==> flow/design.v <==
module half_addr(
    input a,
    input b,
    output sum,
    output carry  
);
assign sum = a ^ b;
assign carry = a & b;
endmodule
module full_addr(
    input a,
    input b,
    input cin,  
    output sum,
    output carry  
);
assign sum = a ^ b ^ cin;
assign carry = (a & b) | (cin & (a ^ b));
endmodule
module i4_addr(
    input  [3:0] a,           
    input  [3:0] b,           
    input        cin,         
    input        valid_in,    
    output [3:0] sum,         
    output       group_g,     
    output       group_p,     
    output       ready_out    
);
wire [3:0] g, p;
assign g = a & b;           
assign p = a | b;           
wire c1, c2, c3;
assign c1 = g[0] | (p[0] & cin);
assign c2 = g[1] | (p[1] & g[0]) | (p[1] & p[0] & cin);
assign c3 = g[2] | (p[2] & g[1]) | (p[2] & p[1] & g[0]) | (p[2] & p[1] & p[0] & cin);
assign group_g = g[3] | (p[3] & g[2]) | (p[3] & p[2] & g[1]) | (p[3] & p[2] & p[1] & g[0]);
assign group_p = p[3] & p[2] & p[1] & p[0];
assign sum[0] = a[0] ^ b[0] ^ cin;
assign sum[1] = a[1] ^ b[1] ^ c1;
assign sum[2] = a[2] ^ b[2] ^ c2;
assign sum[3] = a[3] ^ b[3] ^ c3;
reg ready_out_reg;
always @(*) begin
    if (valid_in) begin
        ready_out_reg = 1'b1;
    end else begin
        ready_out_reg = 1'b0;
    end
end
assign ready_out = ready_out_reg;
endmodule
module i8_addr(
    input  [7:0] a,           
    input  [7:0] b,           
    input        cin,         
    input        valid_in,    
    output [7:0] sum,         
    output       group_g,     
    output       group_p,     
    output       ready_out    
);
wire [3:0] a_low  = a[3:0];
wire [3:0] a_high = a[7:4];
wire [3:0] b_low  = b[3:0];
wire [3:0] b_high = b[7:4];
wire c4;                
wire g_low, p_low;      
wire g_high, p_high;    
wire ready_low, ready_high;
i4_addr cla_low(
    .a(a_low), .b(b_low), .cin(cin), .valid_in(valid_in),
    .sum(sum[3:0]), .group_g(g_low), .group_p(p_low), .ready_out(ready_low)
);
i4_addr cla_high(
    .a(a_high), .b(b_high), .cin(c4), .valid_in(valid_in),
    .sum(sum[7:4]), .group_g(g_high), .group_p(p_high), .ready_out(ready_high)
);
assign c4 = g_low | (p_low & cin);
assign group_g = g_high | (p_high & g_low);
assign group_p = p_high & p_low;
assign ready_out = ready_low & ready_high;
endmodule
module i16_add(
    input  [15:0] a,          
    input  [15:0] b,          
    input        valid_in,    
    output [15:0] sum,        
    output       carry_out,   
    output       ready_out    
);
wire [7:0] a_low  = a[7:0];   
wire [7:0] a_high = a[15:8];  
wire [7:0] b_low  = b[7:0];
wire [7:0] b_high = b[15:8];
wire c0, c8;                
wire g_low, p_low;          
wire g_high, p_high;        
wire ready_low, ready_high; 
assign c0 = 1'b0;           
i8_addr cla_low_8bit(
    .a(a_low), .b(b_low), .cin(c0), .valid_in(valid_in),
    .sum(sum[7:0]), .group_g(g_low), .group_p(p_low), .ready_out(ready_low)
);
i8_addr cla_high_8bit(
    .a(a_high), .b(b_high), .cin(c8), .valid_in(valid_in),
    .sum(sum[15:8]), .group_g(g_high), .group_p(p_high), .ready_out(ready_high)
);
assign c8 = g_low | (p_low & c0);                   
assign carry_out = g_high | (p_high & g_low) | (p_high & p_low & c0);  
assign ready_out = ready_low & ready_high;
endmodule
module i16_sub(
    input  [15:0] a,          
    input  [15:0] b,          
    input        valid_in,    
    output [15:0] diff,       
    output       borrow_out,  
    output       ready_out    
);
wire [15:0] b_neg = ~b;  
wire [7:0] a_low  = a[7:0];
wire [7:0] a_high = a[15:8];
wire [7:0] b_low  = b_neg[7:0];
wire [7:0] b_high = b_neg[15:8];
wire c0, c8;               
wire g_low, p_low;         
wire g_high, p_high;       
wire ready_low, ready_high;
wire carry_result;
assign c0 = 1'b1;           
i8_addr cla_low_8bit(
    .a(a_low), .b(b_low), .cin(c0), .valid_in(valid_in),
    .sum(diff[7:0]), .group_g(g_low), .group_p(p_low), .ready_out(ready_low)
);
i8_addr cla_high_8bit(
    .a(a_high), .b(b_high), .cin(c8), .valid_in(valid_in),
    .sum(diff[15:8]), .group_g(g_high), .group_p(p_high), .ready_out(ready_high)
);
assign c8 = g_low | (p_low & c0);
assign carry_result = g_high | (p_high & g_low) | (p_high & p_low & c0);
assign borrow_out = ~carry_result;
assign ready_out = ready_low & ready_high;
endmodule
module i16_mul(
    input signed [15:0] a,    
    input signed [15:0] b,    
    input        valid_in,
    output signed [15:0] prod,  
    output       ready_out
);
wire sign_a = a[15];
wire sign_b = b[15];
wire sign_res = sign_a ^ sign_b;
wire [15:0] abs_a = sign_a ? (~a + 1'b1) : a;
wire [15:0] abs_b = sign_b ? (~b + 1'b1) : b;
reg [15:0] abs_prod;
integer i;
always @(*) begin
    abs_prod = 16'd0;
    for(i = 0; i < 16; i = i + 1) begin
        if(abs_b[i]) begin
            abs_prod = abs_prod + (abs_a << i);
        end
    end
end
assign prod = sign_res ? (~abs_prod + 1'b1) : abs_prod;
assign ready_out = valid_in;
endmodule
module i16_div(
    input signed [15:0] a,    
    input signed [15:0] b,    
    input        valid_in,
    output signed [15:0] quot,  
    output       ready_out
);
wire sign_a = a[15];
wire sign_b = b[15];
wire sign_res = sign_a ^ sign_b;
wire [15:0] abs_a = sign_a ? (~a + 1'b1) : a;
wire [15:0] abs_b = sign_b ? (~b + 1'b1) : b;
reg [15:0] abs_quot;
reg [31:0] temp_r;  
integer i;
always @(*) begin
    temp_r = 32'd0;
    if (abs_b == 0) begin
        abs_quot = 16'hFFFF;  
    end else begin
        abs_quot = 16'd0;
        temp_r = 32'd0;
        for(i = 15; i >= 0; i = i - 1) begin
            temp_r = temp_r << 1;
            temp_r[0] = abs_a[i];  
            if(temp_r >= {16'd0, abs_b}) begin
                temp_r = temp_r - {16'd0, abs_b};
                abs_quot[i] = 1'b1;
            end
        end
    end
end
assign quot = sign_res ? (~abs_quot + 1'b1) : abs_quot;
assign ready_out = valid_in;
endmodule
module calc(
    input clk,  
    input rst_n,  
    input [7:0] num,
    input [2:0] op,
    input start,
    output reg [15:0] result,
    output reg [15:0] display_val,  
    output [2:0] led_op,  
    output reg stop
);
reg [15:0] local_result;
reg local_stop;
localparam ADD = 3'd6;
localparam SUB = 3'd5;
localparam MUL = 3'd4;
localparam DIV = 3'd1;
localparam ENT = 3'd2;
localparam CLR = 3'd3;
reg [15:0] a, b;
reg [2:0] local_op;
assign led_op = local_op;  
wire [15:0] res_add, res_sub, res_mul, res_div;
i16_add u_add(.a(a), .b(b), .valid_in(1'b1), .sum(res_add), .carry_out(), .ready_out());
i16_sub u_sub(.a(a), .b(b), .valid_in(1'b1), .diff(res_sub), .borrow_out(), .ready_out());
i16_mul u_mul(.a(a), .b(b), .valid_in(1'b1), .prod(res_mul), .ready_out());
i16_div u_div(.a(a), .b(b), .valid_in(1'b1), .quot(res_div), .ready_out());
localparam S_INPUT_A = 2'b00;
localparam S_INPUT_B = 2'b01;
reg [2:0] state;
always @(posedge clk) begin
	if (~rst_n) begin
    	local_stop <= 0;
        a <= 0;
        b <= 0;
        local_result <= 0;
        display_val <= 0;
        local_op <= 0;
        state <= S_INPUT_A;
    end else begin
        if (~start&local_stop) begin
        local_stop <= 0;
        end else if (start&~local_stop) begin
            case (state)
            S_INPUT_A: begin
                if (op == CLR) begin
                    a <= 0; b <= 0; display_val <= 0; local_result <= 0; local_op <= 0;
                end else if (op == ADD || op == SUB || op == MUL || op == DIV) begin
                    local_op <= op;
                    b <= 0;
                    state <= S_INPUT_B;
                end else if (op == 0) begin
                    a <= a * 16'd10 + {8'd0, num};
                    display_val <= a * 16'd10 + {8'd0, num};
                end
            end
            S_INPUT_B: begin
                if (op == CLR) begin
                    a <= 0; b <= 0; display_val <= 0; local_result <= 0; local_op <= 0;
                    state <= S_INPUT_A;
                end else if (op == ENT) begin
                    case (local_op)
                    ADD: begin local_result <= res_add; display_val <= res_add; end
                    SUB: begin local_result <= res_sub; display_val <= res_sub; end
                    DIV: begin local_result <= res_div; display_val <= res_div; end
                    MUL: begin local_result <= res_mul; display_val <= res_mul; end
                    endcase
                    a <= 0;
                    local_op <= 0;  
                    state <= S_INPUT_A;
                end else if (op == 0) begin
                    b <= b * 16'd10 + {8'd0, num};
                    display_val <= b * 16'd10 + {8'd0, num};
                end
            end
            endcase
            local_stop <= 1;
        end
    end
end
always @(posedge clk) begin
    result <= local_result;
    stop <= local_stop;
end
endmodule
# == From RTL to reports: calc ==
# Tool output for the design above, in the order of the flow.
# Line numbers count from 1 in the design file above.
# Library cell names are shortened.
# The mark - stands for no value.
# design
top,calc
clock,clk
lib,sky130hd
corner,tt_025C_1v80

# == Elaborated design ==
# Source: Yosys, flattened and elaborated, memories not mapped. Widths are those after wreduce. Registers that Yosys merges into a memory's read port (data or address) are not register bits. Print and check cells do not count. Equal cells are merged and count once.
# word_totals
regBits,88
# classes
n_reduce_logical,14
bitwise,262
mul,2
equal,23
add_sub_neg,36
mux,110
cmp,16
# op_table
op,n
2-to-1 mux 31 bit,30
2-to-1 mux 16 bit,35
>= comparator 32 x 16 -> 1 bit,15
subtractor 31 x 16 -> 31 bit,14
adder 16 bit,15
parallel mux 16 bit (select 2 bit),4
bitwise AND 1 bit,106
multiplier 16 x 3 -> 15 bit with constant B,2
bitwise OR 1 bit,69
adder 16 x 1 -> 16 bit with constant B,4
inverter 16 bit,4
parallel mux 16 bit (select 4 bit),1
bitwise XOR 1 bit,62
adder 16 x 8 -> 16 bit,2
2-to-1 mux 1 bit,32
bitwise AND 4 bit,6
bitwise OR 4 bit,6
AND reduction 6 bit,4
equality test 3 bit with constant B,6
!= test 3 bit with constant B,6
2-to-1 mux 3 bit,6
subtractor 1 x 16 -> 17 bit,1
>= comparator 1 x 16 -> 1 bit,1
logical NOT 16 bit,1
parallel mux 3 bit (select 2 bit),2
equality test 3 x 1 -> 1 bit with constant B,3
!= test 7 bit with constant B,1
AND reduction 7 bit,1
# Other operator kinds: 12; their cells: 24.

# == Longest topological paths ==
# Depth = most cells in a row (Yosys ltp): at word level without a register or memory, in the mapped netlist without a sequential cell, where the memories' decode and read muxes count.
# depth
depth_word,58
ABC_AREA,0
depth_mapped,344
mapped_depth_nobuf,308

# == Netlist ==
# Source: synth_stat.txt of the flow (Yosys; design flattened, memories mapped). It holds for the ABC_AREA given above (unset counts as 0); a run with the other value may have another netlist.
# Totals and module areas in this step are rounded.
# types
type,n
ha_1,484
a21oi_1,464
xnor2_1,260
dfxtp_1,87
o21ai_0,321
nor2_1,417
nand2_1,360
inv_1,299
xor2_1,125
a21o_1,125
nand2b_1,132
fa_1,38
o21bai_1,88
nand3_1,130
mux2_2,50
mux2i_1,53
nor2b_1,82
nor3_1,102
# Other cell types: 108; their cells: 1005.
# synth_totals
flip_flops,87
n_buf,143
seqArea_mm2,0.00174
synth_area_mm2,0.0326
cells,4622
# By module: a second synthesis without flattening, with its own total; a netlist apart from the flattened one above.
# hier_totals
hier_cells,5406
area_unflattened_mm2,0.0378
# Rows give one instance, submodules left out.
# modules
mod,cells,mod_area_mm2,mod_seq_area_mm2,instances
i16_div,3123,0.0209,0,1
i16_mul,1167,0.00808,0,1
calc,757,0.00614,0.00174,1
i4_addr,40,0.000304,0,8
i8_addr,4,0.0000275,0,4
i16_sub,20,0.0000876,0,1
i16_add,3,0.0000175,0,1

# == Worst setup path after synthesis ==
# OpenSTA on the mapped netlist: ideal clock, no wires. The path of least setup slack (recovery checks aside). Input and output delay are each 20% of the period. Register names are those of the netlist, which keeps one name where synthesis merged equal registers.
# synth_timing
kind,reg-to-reg
from,register b[0]
to,register display_val[4]
slack_ps,-6063
path_delay_ps,61063
tclk_ps,55000
required_time_ps,54884
arrival_time_ps,60947
setup_time_ps,116
stages,331
period_less_setup_slack_ps,61063
# "path_delay_ps" = arrival - input delay + setup time.
# "stages": output pins that drive a net of the path, with the launching flip-flop's if there is one; two outputs of one cell count as two.
# "period_less_setup_slack_ps" = period - worst setup slack (recovery checks aside). The figure is calculated, with input and output delays left at 20% of the set period.
# Between the ends stands the longest chain of elaborated cells between them, by number of cells; it is not shown to be the way that was timed. Of several equally long chains one is given.
# A line is the first line of the expression or statement that the cell stems from. Yosys adds cells for indexed reads and writes and turns some case tables into memories.
# At most two assigning lines are given for a register; there are more.
# synth_via
path_cell_list,dfxtp_1 -> inv_1 -> ha_1 -> nand2_1 -> a21boi_2 -> clkinv_1 -> clkbuf_1 -> clkbuf_1 -> fa_1 -> nor2b_1 -> o31a_1 -> o22a_1 -> a311o_1 -> nor2_1 -> o21a_1 -> clkbuf_1 -> clkbuf_1 -> mux2i_1 -> [... 295 more ...] -> nor2b_1 -> o21ai_0 -> nand2b_1 -> a211oi_1 -> nand4_1 -> nor3_1 -> nand4_2 -> nor2_2 -> ha_1 -> a211o_1 -> o221ai_1 -> a222oi_1 -> nand2_1 -> nand2_1 -> nor2_1 -> o21ai_0 -> nand3_1 -> o211a_1
elab_chain_len,58
cone_cells,130
# synth_rtl
item,line,rtl
from (decl),224,"reg [15:0] a, b;"
from (assign),239,b <= 0;
from (assign),276,"b <= b * 16'd10 + {8'd0, num};"
inverter 16 bit,181,wire [15:0] abs_b = sign_b ? (~b + 1'b1) : b;
adder 16 x 1 -> 16 bit,181,
2-to-1 mux 16 bit,181,
subtractor 1 x 16 -> 17 bit,196,"temp_r = temp_r - {16'd0, abs_b};"
2-to-1 mux 31 bit,195,"if(temp_r >= {16'd0, abs_b}) begin"
2-to-1 mux 31 bit,187,if (abs_b == 0) begin
>= comparator 32 x 16 -> 1 bit,195,
[... 44 more ...],-,
inverter 16 bit,202,assign quot = sign_res ? (~abs_quot + 1'b1) : abs_quot;
adder 16 x 1 -> 16 bit,202,
2-to-1 mux 16 bit,202,
parallel mux 16 bit (select 4 bit),266,case (local_op)
2-to-1 mux 16 bit,265,end else if (op == ENT) begin
2-to-1 mux 16 bit,262,if (op == CLR) begin
parallel mux 16 bit (select 2 bit),248,case (state)
to (assign),258,"display_val <= a * 16'd10 + {8'd0, num};"
to (assign),267,ADD: begin local_result <= res_add; display_val <= res_add; end
to (decl),212,"output reg [15:0] display_val,"

# == Worst path after layout ==
# From the final timing report of run A: the path of least setup slack in the routed layout; clock arrival at registers is part of the times.
# The report prints the path's times to 10 ps; the period is as set.
# layout_timing
kind,reg-to-reg
from,register b[1]
to,register display_val[12]
arrival_time_ps,54890
required_time_ps,43470
setup_time_ps,80
stages,343
tclk_ps,43200
slack_ps,-11430
# Between the ends stands the longest chain of elaborated cells between them, by number of cells; it is not shown to be the way that was timed. Of several equally long chains one is given.
# At most two assigning lines are given for a register; there are more.
# layout_via
path_cell_list,dfxtp_4 -> buf_12 -> clkinv_8 -> ha_4 -> or4b_4 -> o41ai_4 -> xnor2_4 -> o311ai_4 -> nor3_4 -> and3_4 -> ha_4 -> nor2b_4 -> o31a_1 -> o22a_1 -> a311o_2 -> nor2_4 -> o21a_4 -> clkbuf_16 -> [... 307 more ...] -> a21oi_2 -> nor2b_1 -> o21ai_1 -> nand2b_1 -> a211oi_2 -> nand4_1 -> nor3_2 -> nand4_4 -> nor2_4 -> ha_4 -> a41o_1 -> xor2_1 -> o211ai_1 -> a21oi_2 -> a211oi_4 -> buf_6 -> nand2_1 -> a41oi_1
elab_chain_len,58
cone_cells,160
# layout_rtl
item,line,rtl
from (decl),224,"reg [15:0] a, b;"
from (assign),239,b <= 0;
from (assign),276,"b <= b * 16'd10 + {8'd0, num};"
inverter 16 bit,181,wire [15:0] abs_b = sign_b ? (~b + 1'b1) : b;
adder 16 x 1 -> 16 bit,181,
2-to-1 mux 16 bit,181,
>= comparator 1 x 16 -> 1 bit,195,"if(temp_r >= {16'd0, abs_b}) begin"
2-to-1 mux 31 bit,195,
2-to-1 mux 31 bit,187,if (abs_b == 0) begin
>= comparator 32 x 16 -> 1 bit,195,
[... 44 more ...],-,
inverter 16 bit,202,assign quot = sign_res ? (~abs_quot + 1'b1) : abs_quot;
adder 16 x 1 -> 16 bit,202,
2-to-1 mux 16 bit,202,
parallel mux 16 bit (select 4 bit),266,case (local_op)
2-to-1 mux 16 bit,265,end else if (op == ENT) begin
2-to-1 mux 16 bit,262,if (op == CLR) begin
parallel mux 16 bit (select 2 bit),248,case (state)
to (assign),258,"display_val <= a * 16'd10 + {8'd0, num};"
to (assign),267,ADD: begin local_result <= res_add; display_val <= res_add; end
to (decl),212,"output reg [15:0] display_val,"

Lab notebook: calc

Record of 2 stored runs of the RTL-to-layout flow on calc, platform sky130hd. The runs are unordered. Constraints: input delay and output delay 20% of the set period each, output load 0.01 pF.
By "clock_period_reached_ps" is meant the clock period of the run minus its worst setup slack. This is arithmetic on one report: input and output delays are still those of the set period (20% each).
"worst_setup_path_time_ps" is the time allowed to the run's worst setup path (the clock period less input and output delay, where it has them) less its slack. Clock arrival times count: a late capture clock shortens it, a late launch clock lengthens it.
"worst_setup_path_time_ps" is given in steps of 10 ps.
The measured numbers are rounded.

Run A, flow files:
==> flow/run.sh <==
#!/bin/bash
# the make line also repeats the synthesis and layout settings of config.mk as NAME=value (left out here)
make -C /OpenROAD-flow-scripts/flow DESIGN_CONFIG=/design/flow/config.mk WORK_HOME=/design/flow/orfs CLKGATE_MAP_FILE= finish
==> flow/config.mk <==
export PLATFORM = sky130hd
export DESIGN_NAME = calc
export DESIGN_NICKNAME = calc
export VERILOG_FILES = /design/flow/design.v
export SDC_FILE = /design/flow/constraint.sdc
export NUM_CORES = 4
export LEC_CHECK = 0
export CAP_MARGIN = 15
export CELL_PAD_IN_SITES_GLOBAL_PLACEMENT = 1
export CORE_MARGIN = 2
export CORE_UTILIZATION = 22
export GPL_ROUTABILITY_DRIVEN = 1
export GPL_TIMING_DRIVEN = 0
export MIN_ROUTING_LAYER = met2
export PLACE_DENSITY_LB_ADDON = 0.3
export SETUP_SLACK_MARGIN = 2.37
export SLEW_MARGIN = 40
export TNS_END_PERCENT = 10
==> flow/constraint.sdc <==
create_clock -name core_clock -period 43.2 [get_ports {clk}]
set_input_delay 8.6400 -clock core_clock [delete_from_list [all_inputs] [get_ports {clk}]]
set_output_delay 8.6400 -clock core_clock [all_outputs]
set_load 0.01 [all_outputs]

==> results of run A, as CSV <==
result,value
worst_setup_slack_ps,-11400
hold_worst_slack_ps,356
worst_setup_path_time_ps,54630
timing.worst_path_kind,"reg-to-reg"
stdcell_area_mm2,0.0443
fin_util_pct,30.1
timing.setup.tns_ps,-351000
dieArea_mm2,0.151
clock_period_reached_ps,54626
yosys.chip_area_mm2,0.0326

Run B, flow files:
==> flow/run.sh <==
#!/bin/bash
# the make line also repeats the synthesis and layout settings of config.mk as NAME=value (left out here)
make -C /OpenROAD-flow-scripts/flow DESIGN_CONFIG=/design/flow/config.mk WORK_HOME=/design/flow/orfs CLKGATE_MAP_FILE= finish
==> flow/config.mk <==
export PLATFORM = sky130hd
export DESIGN_NAME = calc
export DESIGN_NICKNAME = calc
export VERILOG_FILES = /design/flow/design.v
export SDC_FILE = /design/flow/constraint.sdc
export NUM_CORES = 4
export LEC_CHECK = 0
export CAP_MARGIN = 20
export CELL_PAD_IN_SITES_DETAIL_PLACEMENT = 1
export CELL_PAD_IN_SITES_GLOBAL_PLACEMENT = 3
export CORE_MARGIN = 2
export CORE_UTILIZATION = 40
export MAX_ROUTING_LAYER = met4
export MIN_ROUTING_LAYER = met1
export PLACE_DENSITY = 0.6
export SLEW_MARGIN = 20
==> flow/constraint.sdc <==
create_clock -name core_clock -period 32.5 [get_ports {clk}]
set_input_delay 6.5000 -clock core_clock [delete_from_list [all_inputs] [get_ports {clk}]]
set_output_delay 6.5000 -clock core_clock [all_outputs]
set_load 0.01 [all_outputs]

Run B: stopped before the end: routing reported ODB-0269
